==> flow/design.v <==
`default_nettype none
module spm #(parameter size = 32)(
    input wire              clk, 
    input wire              rst,
    input wire              clr,
    input wire              y,
    input wire [size-1:0]   x,
    output wire             p
);
    wire[size-1:1] pp;
    wire[size-1:0] xy;
    genvar i;
    CSADD csa0 (.clk(clk), .rst(rst), .clr(clr), .x(x[0]&y), .y(pp[1]), .sum(p));
    generate 
        for(i=1; i<size-1; i=i+1) begin
            CSADD csa (.clk(clk), .rst(rst), .clr(clr), .x(x[i]&y), .y(pp[i+1]), .sum(pp[i]));
        end 
    endgenerate
    TCMP tcmp (.clk(clk), .rst(rst), .clr(clr), .a(x[size-1]&y), .s(pp[size-1]));
endmodule
module CSADD(
    input wire  clk, 
    input wire  rst,
    input wire  clr,
    input wire  x, 
    input wire  y,
    output reg  sum
);
    reg sc;
    wire hsum1, hco1;
    assign hsum1 = y ^ sc;
    assign hco1 = y & sc;
    wire hsum2, hco2;
    assign hsum2 = x ^ hsum1;
    assign hco2 = x & hsum1;
    always @(posedge clk or posedge rst) begin
        if (rst) begin
            sum <= 1'b0;
            sc <= 1'b0;
        end
        else if (clr) begin
            sum <= 1'b0;
            sc <= 1'b0;
        end
        else begin
            sum <= hsum2;
            sc <= hco1 ^ hco2;
        end
    end
endmodule
module TCMP (
    input wire  clk, 
    input wire  rst,
    input wire  clr,
    input wire  a, 
    output reg  s
);
    reg z;
    always @(posedge clk or posedge rst) begin
        if (rst) begin
            s <= 1'b0;
            z <= 1'b0;
        end
        else if (clr) begin
            s <= 1'b0;
            z <= 1'b0;
        end
        else begin
            z <= a | z;
            s <= a ^ z;
        end
    end
endmodule
`default_nettype none
module mul32 (
    input wire          clk,
    input wire          rst,
    input wire          start,
    input wire  [31:0]  mc,
    input wire  [31:0]  mp,
    output reg  [63:0]  p,
    output wire         done
);
    wire        pw;
    reg [31:0]  Y;
    reg [7:0]   cnt, ncnt;
    reg [1:0]   state, nstate;
    localparam  IDLE=0, RUNNING=1, DONE=2;
    always @(posedge clk or posedge rst)
        if(rst)
            state  <= IDLE;
        else 
            state <= nstate;
    always @*
        case(state)
            IDLE    :   if(start) nstate = RUNNING; else nstate = IDLE;
            RUNNING :   if(cnt == 64) nstate = DONE; else nstate = RUNNING; 
            DONE    :   if(start) nstate = RUNNING; else nstate = DONE;
            default :   nstate = IDLE;
        endcase
    always @(posedge clk)
        cnt <= ncnt;
    always @*
        case(state)
            IDLE    :   ncnt = 0;
            RUNNING :   ncnt = cnt + 1;
            DONE    :   ncnt = 0;
            default :   ncnt = 0;
        endcase
    always @(posedge clk or posedge rst)
        if(rst)
            Y <= 32'b0;
        else if((start == 1'b1)) 
            Y <= mp;
        else if(state==RUNNING) 
            Y <= (Y >> 1);
    always @(posedge clk) 
        if(start)
            p <= 64'b0;
        else if(state==RUNNING)
            p <= {pw, p[63:1]};
    wire y = (state==RUNNING) ? Y[0] : 1'b0;
    spm #(.size(32)) spm32(
        .clk(clk),
        .rst(rst),
        .clr(start),
        .x(mc),
        .y(y),
        .p(pw)
    );
    assign done = (state == DONE);
endmodule
`default_nettype none
module user_proj_mul32 
(
    input wb_clk_i,
    input wb_rst_i,
    input wbs_stb_i,
    input wbs_cyc_i,
    input wbs_we_i,
    input [3:0] wbs_sel_i,
    input [31:0] wbs_dat_i,
    input [31:0] wbs_adr_i,
    output reg wbs_ack_o,
    output reg [31:0] wbs_dat_o,
    output [2:0] irq
);
    reg start;
    wire done;
    wire sys_clk;
    localparam MC_OFF = 8'h00, MP_OFF = 8'h04, P0_OFF = 8'h08, P1_OFF = 8'h0C;
    reg  [31:0]         MP, MC;
    wire [63:0]         P;
    wire                valid           = wbs_stb_i & wbs_cyc_i;
    wire                we              = wbs_we_i && valid;
    wire                re              = ~wbs_we_i && valid;
    wire [3:0]          byte_wr_en      = wbs_sel_i & {4{we}}; 
    wire                we_mp_reg       = we & (wbs_adr_i[7:0] == MP_OFF);
    wire                we_mc_reg       = we & (wbs_adr_i[7:0] == MC_OFF);
    wire                re_mp_reg       = re & (wbs_adr_i[7:0] == MP_OFF);
    wire                re_mc_reg       = re & (wbs_adr_i[7:0] == MC_OFF);
    wire                re_p0_reg       = re & (wbs_adr_i[7:0] == P0_OFF);
    wire                re_p1_reg       = re & (wbs_adr_i[7:0] == P1_OFF);
    assign sys_clk = wb_clk_i;
    always @(posedge sys_clk or posedge wb_rst_i) begin  
        if(wb_rst_i)
            MC <= 32'h0;
        else if(we_mc_reg)  
            MC <= wbs_dat_i;
    end
    always @(posedge sys_clk or posedge wb_rst_i) begin  
        if(wb_rst_i)
            MP <= 32'h0;
        else if(we_mp_reg) 
            MP <= wbs_dat_i;
    end 
    always @(posedge sys_clk or posedge wb_rst_i) begin  
        if(wb_rst_i)
            wbs_ack_o <= 0;
        else
        begin
            if ((we_mc_reg || we_mp_reg || (re_p0_reg && done) || (re_p1_reg && done)))
            begin
                wbs_ack_o <=1;
            end
            else 
                wbs_ack_o <=0; 
        end
    end
    always@(posedge sys_clk or posedge wb_rst_i) begin
        if(wb_rst_i)
            wbs_dat_o <= 32'hDEADBEEF;
        else
        begin
            if (re_p0_reg)
                wbs_dat_o <= P[31:0];
            else if (re_p1_reg)
                 wbs_dat_o <= P[63:32];
            else if (re_mp_reg)
                 wbs_dat_o <= MP;
            else if (re_mc_reg)
                 wbs_dat_o <= MC;
            else
               wbs_dat_o <= 32'hDEADBEEF; 
        end
    end
    always @(posedge sys_clk) 
        start <= (we_mp_reg && wbs_ack_o) ? 1'b1 : 1'b0;
    assign irq = 3'b000;	 
    mul32 mul (
        .clk(wb_clk_i),
        .rst(wb_rst_i),
        .start(start),
        .mc(MC),
        .mp(MP),
        .p(P),
        .done(done)
    );
endmodule
Reports on user_proj_mul32:

Module user_proj_mul32 before and after one edit of its RTL, step after step.
Lines under "unedited" count in the file above, lines under "edited" in the edited file.
"change" is "edited" less "unedited", of the values as shown; "rel. change" is that difference over "unedited", in percent.
Library cell names are shortened.
A cell with -- has no value.

* top: user_proj_mul32
* clock: wb_clk_i
* library: sky130hd
* library corner: tt_025C_1v80

Edit of the RTL:

Unified diff, file above to edited file.
The edited RTL no longer does the same as the RTL above: the edit was made by script, with no optimisation intended.

```diff
@@ -158,5 +158,5 @@
     wire                we_mp_reg       = we & (wbs_adr_i[7:0] == MP_OFF);
     wire                we_mc_reg       = we & (wbs_adr_i[7:0] == MC_OFF);
-    wire                re_mp_reg       = re & (wbs_adr_i[7:0] == MP_OFF);
+    wire                re_mp_reg       = re & (wbs_adr_i[7:0] < MP_OFF);
     wire                re_mc_reg       = re & (wbs_adr_i[7:0] == MC_OFF);
     wire                re_p0_reg       = re & (wbs_adr_i[7:0] == P0_OFF);
```

Elaborated design:

Source: Yosys, flattened and elaborated, memories not mapped. Widths are those after wreduce. Registers that Yosys merges into a memory's read port (data or address) are not register bits. Print and check cells do not count. Equal cells are merged and count once.

Operators by class
* muxes and demuxes: unedited 77, edited 77, change 0, rel. change 0.00%
* $add $sub $neg: unedited 1, edited 1, change 0, rel. change 0.00%
* equality and inequality tests: unedited 6, edited 6, change 0, rel. change 0.00%
* reductions and logical operators: unedited 11, edited 11, change 0, rel. change 0.00%
* bitwise operators: unedited 197, edited 197, change 0, rel. change 0.00%
* $lt $le $gt $ge: unedited 0, edited 1, change +1

Operators by type and width
* less-than comparator 8 x 3 -> 1 bit with constant B: unedited 0, edited 1, change +1

Operator kinds equal on both sides are left out: 19.

Bit counts
* flip-flop bits (word level): unedited 268, edited 268, change 0, rel. change 0.00%
* elaborated cells: unedited 365, edited 366, change +1, rel. change +0.27%

Longest topological paths:

Longest topological path by Yosys (ltp), each cell counted once; first at word level (registers and memories cut), then after technology mapping (sequential cells cut; the memories' decode and read muxes count).

Logic depth
* depth in word-level cells: unedited 7, edited 7, change 0, rel. change 0.00%
* ABC_AREA: unedited 0, edited 0
* depth in mapped cells: unedited 6, edited 6, change 0, rel. change 0.00%
* gate-level depth less buffers: unedited 5, edited 5, change 0, rel. change 0.00%

After synthesis:

Source: synth_stat.txt of the flow (Yosys; design flattened, memories mapped). It holds for the ABC_AREA given above (unset counts as 0); a run with the other value may have another netlist.

Cells by type
* mux4_2: unedited 32, edited 0, change -32, rel. change -100.00%
* nand2_1: unedited 33, edited 63, change +30, rel. change +90.91%
* nand2b_1: unedited 25, edited 0, change -25, rel. change -100.00%
* a211o_1: unedited 0, edited 24, change +24
* a2bb2oi_1: unedited 0, edited 24, change +24
* buf_2: unedited 7, edited 18, change +11, rel. change +157.14%
* and2_1: unedited 9, edited 1, change -8, rel. change -88.89%
* buf_1: unedited 10, edited 3, change -7, rel. change -70.00%
* mux2_2: unedited 31, edited 37, change +6, rel. change +19.35%
* nor2_1: unedited 71, edited 76, change +5, rel. change +7.04%
* clkbuf_1: unedited 37, edited 32, change -5, rel. change -13.51%
* nor3_1: unedited 1, edited 6, change +5, rel. change +500.00%
* o21ai_0: unedited 36, edited 40, change +4, rel. change +11.11%
* buf_6: unedited 3, edited 7, change +4, rel. change +133.33%
* a22oi_1: unedited 0, edited 4, change +4
* a211oi_1: unedited 1, edited 4, change +3, rel. change +300.00%
* mux2_1: unedited 4, edited 2, change -2, rel. change -50.00%
* nand4_2: unedited 0, edited 2, change +2

Cell types equal on both sides are left out: 18.
Not every row of either side is listed.

Synthesis totals
* synthesis area (um^2): unedited 11434.7, edited 11335.9, change -98.8, rel. change -0.86%
* flip-flops: unedited 269, edited 269, change 0, rel. change 0.00%
* cells in the netlist: unedited 858, edited 905, change +47, rel. change +5.48%
* buffers: unedited 60, edited 63, change +3, rel. change +5.00%

By module: a second synthesis without flattening, with its own total; a netlist apart from the flattened one above.

Unflattened totals
* cells (unflattened synthesis): unedited 884, edited 935, change +51, rel. change +5.77%
* area (unflattened synthesis) (um^2): unedited 11617.4, edited 11428.5, change -188.9, rel. change -1.63%

Each row is one instance without its submodules.

Modules, unedited
* user_proj_mul32: times used 1, cells 261, area 4444.3 um^2
* mul32: times used 1, cells 394, area 4157.7 um^2
* CSADD: times used 31, cells 6, area 86.3 um^2
* spm #(size=32): times used 1, cells 35, area 255.2 um^2
* TCMP: times used 1, cells 8, area 83.8 um^2

Modules, edited
* user_proj_mul32: times used 1, cells 312, area 4255.3 um^2
* mul32: times used 1, cells 394, area 4157.7 um^2
* CSADD: times used 31, cells 6, area 86.3 um^2
* spm #(size=32): times used 1, cells 35, area 255.2 um^2
* TCMP: times used 1, cells 8, area 83.8 um^2

Path before layout:

Source: OpenSTA report_checks on the synthesized netlist (no wires, ideal clock, input and output delay 20% of the period each), path of least setup slack; recovery checks are left aside. Register names are those of the netlist, which keeps one name where synthesis merged equal registers.

Timing post-synthesis
* kind: unedited input port to flip-flop, edited input port to flip-flop
* from: unedited input port wbs_adr_i[5], edited input port wbs_adr_i[2]
* to: unedited register MP[10], edited register MC[0]
* time at the first pin (ps): unedited 2000, edited 2000, change 0, rel. change 0.00%
* library setup time (ps): unedited 125, edited 125, change 0
* data arrival time (ps): unedited 3647, edited 3036, change -611, rel. change -16.75%
* driving pins on the path: unedited 5, edited 5, change 0, rel. change 0.00%
* data required time (ps): unedited 9875, edited 9875, change 0, rel. change 0.00%
* period (ps): unedited 10000, edited 10000, change 0, rel. change 0.00%
* buffers on the path: unedited 2, edited 2, change 0, rel. change 0.00%
* path slack (ps): unedited 6228, edited 6839, change +611
* delay of the path (ps): unedited 1772, edited 1161, change -611, rel. change -34.48%
* synthesis period reached (ps): unedited 3772, edited 3161, change -611, rel. change -16.20%

"delay of the path" = arrival - input delay + setup time.
"driving pins on the path" counts driving pins, that of a launching flip-flop among them; a cell with two outputs on the path counts twice.
"synthesis period reached" is the clock period less the worst setup slack; recovery checks do not enter. This is arithmetic on one report: input and output delays are still those of the set period (20% each).
The rows between start and end are the longest chain of elaborated cells between them; the timing report does not say that the signal goes this way. Where chains are equally long, one stands for them.
A line is the first line of the expression or statement that the cell stems from. Yosys adds cells for indexed reads and writes and turns some case tables into memories.

Between the ends, post-synthesis, unedited:
* cells stage by stage: or4b_4 or4_1 buf_2 buf_6 mux2_4
* cells in the longest elaborated chain: 2

RTL lines, path post-synthesis, unedited
* from (decl): line 143 `input [31:0] wbs_adr_i,`
* equality test 8 x 3 -> 1 bit: line 158 `wire                we_mp_reg       = we & (wbs_adr_i[7:0] == MP_OFF);`
* AND 1 bit: line 158
* to (assign): line 173 `MP <= 32'h0;`
* to (assign): line 175 `MP <= wbs_dat_i;`
* to (decl): line 152 `reg  [31:0]         MP, MC;`

Between the ends, post-synthesis, edited:
* cells stage by stage: buf_2 nor3b_2 nand4_2 buf_6 mux2_4
* cells in the longest elaborated chain: 2

RTL lines, path post-synthesis, edited
* from (decl): line 143 `input [31:0] wbs_adr_i,`
* logical NOT 8 bit: line 159 `wire                we_mc_reg       = we & (wbs_adr_i[7:0] == MC_OFF);`
* AND 1 bit: line 159
* to (assign): line 167 `MC <= 32'h0;`
* to (assign): line 169 `MC <= wbs_dat_i;`
* to (decl): line 152 `reg  [31:0]         MP, MC;`

Timing after layout:

Path of least setup slack in the final report of each run of set A (OpenROAD, finished layout, wires in). Where an end is a register, its clock arrival counts in the times.
The report prints the path's times to 10 ps; the period is as set.

Timing post-layout
* kind: unedited input port to flip-flop, edited input port to flip-flop
* from: unedited input port wbs_adr_i[1], edited input port wbs_we_i
* to: unedited register MP[29], edited register MC[19]
* driving pins on the path: unedited 5, edited 5, change 0, rel. change 0.00%
* time at the first pin (ps): unedited 900, edited 900, change 0, rel. change 0.00%
* library setup time (ps): unedited 120, edited 110, change -10
* path slack (ps): unedited 1640, edited 1770, change +130
* period (ps): unedited 4500, edited 4500, change 0, rel. change 0.00%
* data arrival time (ps): unedited 3270, edited 3150, change -120, rel. change -3.67%
* data required time (ps): unedited 4910, edited 4910, change 0, rel. change 0.00%
* buffers on the path: unedited 2, edited 2, change 0, rel. change 0.00%

The rows between start and end are the longest chain of elaborated cells between them; the timing report does not say that the signal goes this way. Where chains are equally long, one stands for them.

Between the ends, post-layout, unedited:
* cells stage by stage: clkdlybuf4s50_1 or4b_4 or4_2 buf_4 mux2_1
* cells in the longest elaborated chain: 2

RTL lines, path post-layout, unedited
* from (decl): line 143 `input [31:0] wbs_adr_i,`
* equality test 8 x 3 -> 1 bit: line 158 `wire                we_mp_reg       = we & (wbs_adr_i[7:0] == MP_OFF);`
* AND 1 bit: line 158
* to (assign): line 173 `MP <= 32'h0;`
* to (assign): line 175 `MP <= wbs_dat_i;`
* to (decl): line 152 `reg  [31:0]         MP, MC;`

Between the ends, post-layout, edited:
* cells stage by stage: clkdlybuf4s50_1 nor3b_2 nand4_2 buf_4 mux2_4
* cells in the longest elaborated chain: 2

RTL lines, path post-layout, edited
* from (decl): line 140 `input wbs_we_i,`
* logical AND 1 bit: line 155 `wire                we              = wbs_we_i && valid;`
* AND 1 bit: line 159 `wire                we_mc_reg       = we & (wbs_adr_i[7:0] == MC_OFF);`
* to (assign): line 167 `MC <= 32'h0;`
* to (assign): line 169 `MC <= wbs_dat_i;`
* to (decl): line 152 `reg  [31:0]         MP, MC;`

Flow runs:

Both versions went through the flow (Yosys, OpenROAD) with the same settings in each pair. Constraints: input delay and output delay 20% of the set period each, output load 0.01 pF.

Settings, set A:
* CORE_UTILIZATION: 40
* period_ns: 4.5
* CAP_MARGIN: 20
* CORE_MARGIN: 2
* SLEW_MARGIN: 20

Results, set A
* chip area in the Yosys report (um^2): unedited 11434.7, edited 11335.9, change -98.8, rel. change -0.86%
* final setup TNS (ps): unedited 0, edited 0, change 0
* worst-case hold slack (ps): unedited 465, edited 446, change -19
* die size (um^2): unedited 29955.0, edited 29702.8, change -252.2, rel. change -0.84%
* worst slack on setup checks (ps): unedited 1640, edited 1768, change +128
* post-layout utilization (%): unedited 48.6, edited 47.7, change -0.9
* clock period achieved (ps): unedited 2860, edited 2732, change -128, rel. change -4.48%

Settings, set B:
* CELL_PAD_IN_SITES_GLOBAL_PLACEMENT: 1
* CORE_UTILIZATION: 26
* CTS_CLUSTER_DIAMETER: 35
* PLACE_DENSITY: 0.45
* period_ns: 6.8
* CAP_MARGIN: 20
* CORE_MARGIN: 2
* SLEW_MARGIN: 20

Results, set B
* chip area in the Yosys report (um^2): unedited 11434.7, edited 11335.9, change -98.8, rel. change -0.86%
* final setup TNS (ps): unedited 0, edited 0, change 0
* worst-case hold slack (ps): unedited 461, edited 460, change -1
* die size (um^2): unedited 45674.1, edited 45286.0, change -388.1, rel. change -0.85%
* worst slack on setup checks (ps): unedited 3135, edited 3729, change +594
* post-layout utilization (%): unedited 35.2, edited 34.3, change -0.9
* clock period achieved (ps): unedited 3665, edited 3071, change -594, rel. change -16.21%

"clock period achieved" = clock period - worst setup slack. The figure is calculated, with input and output delays left at 20% of the set period.
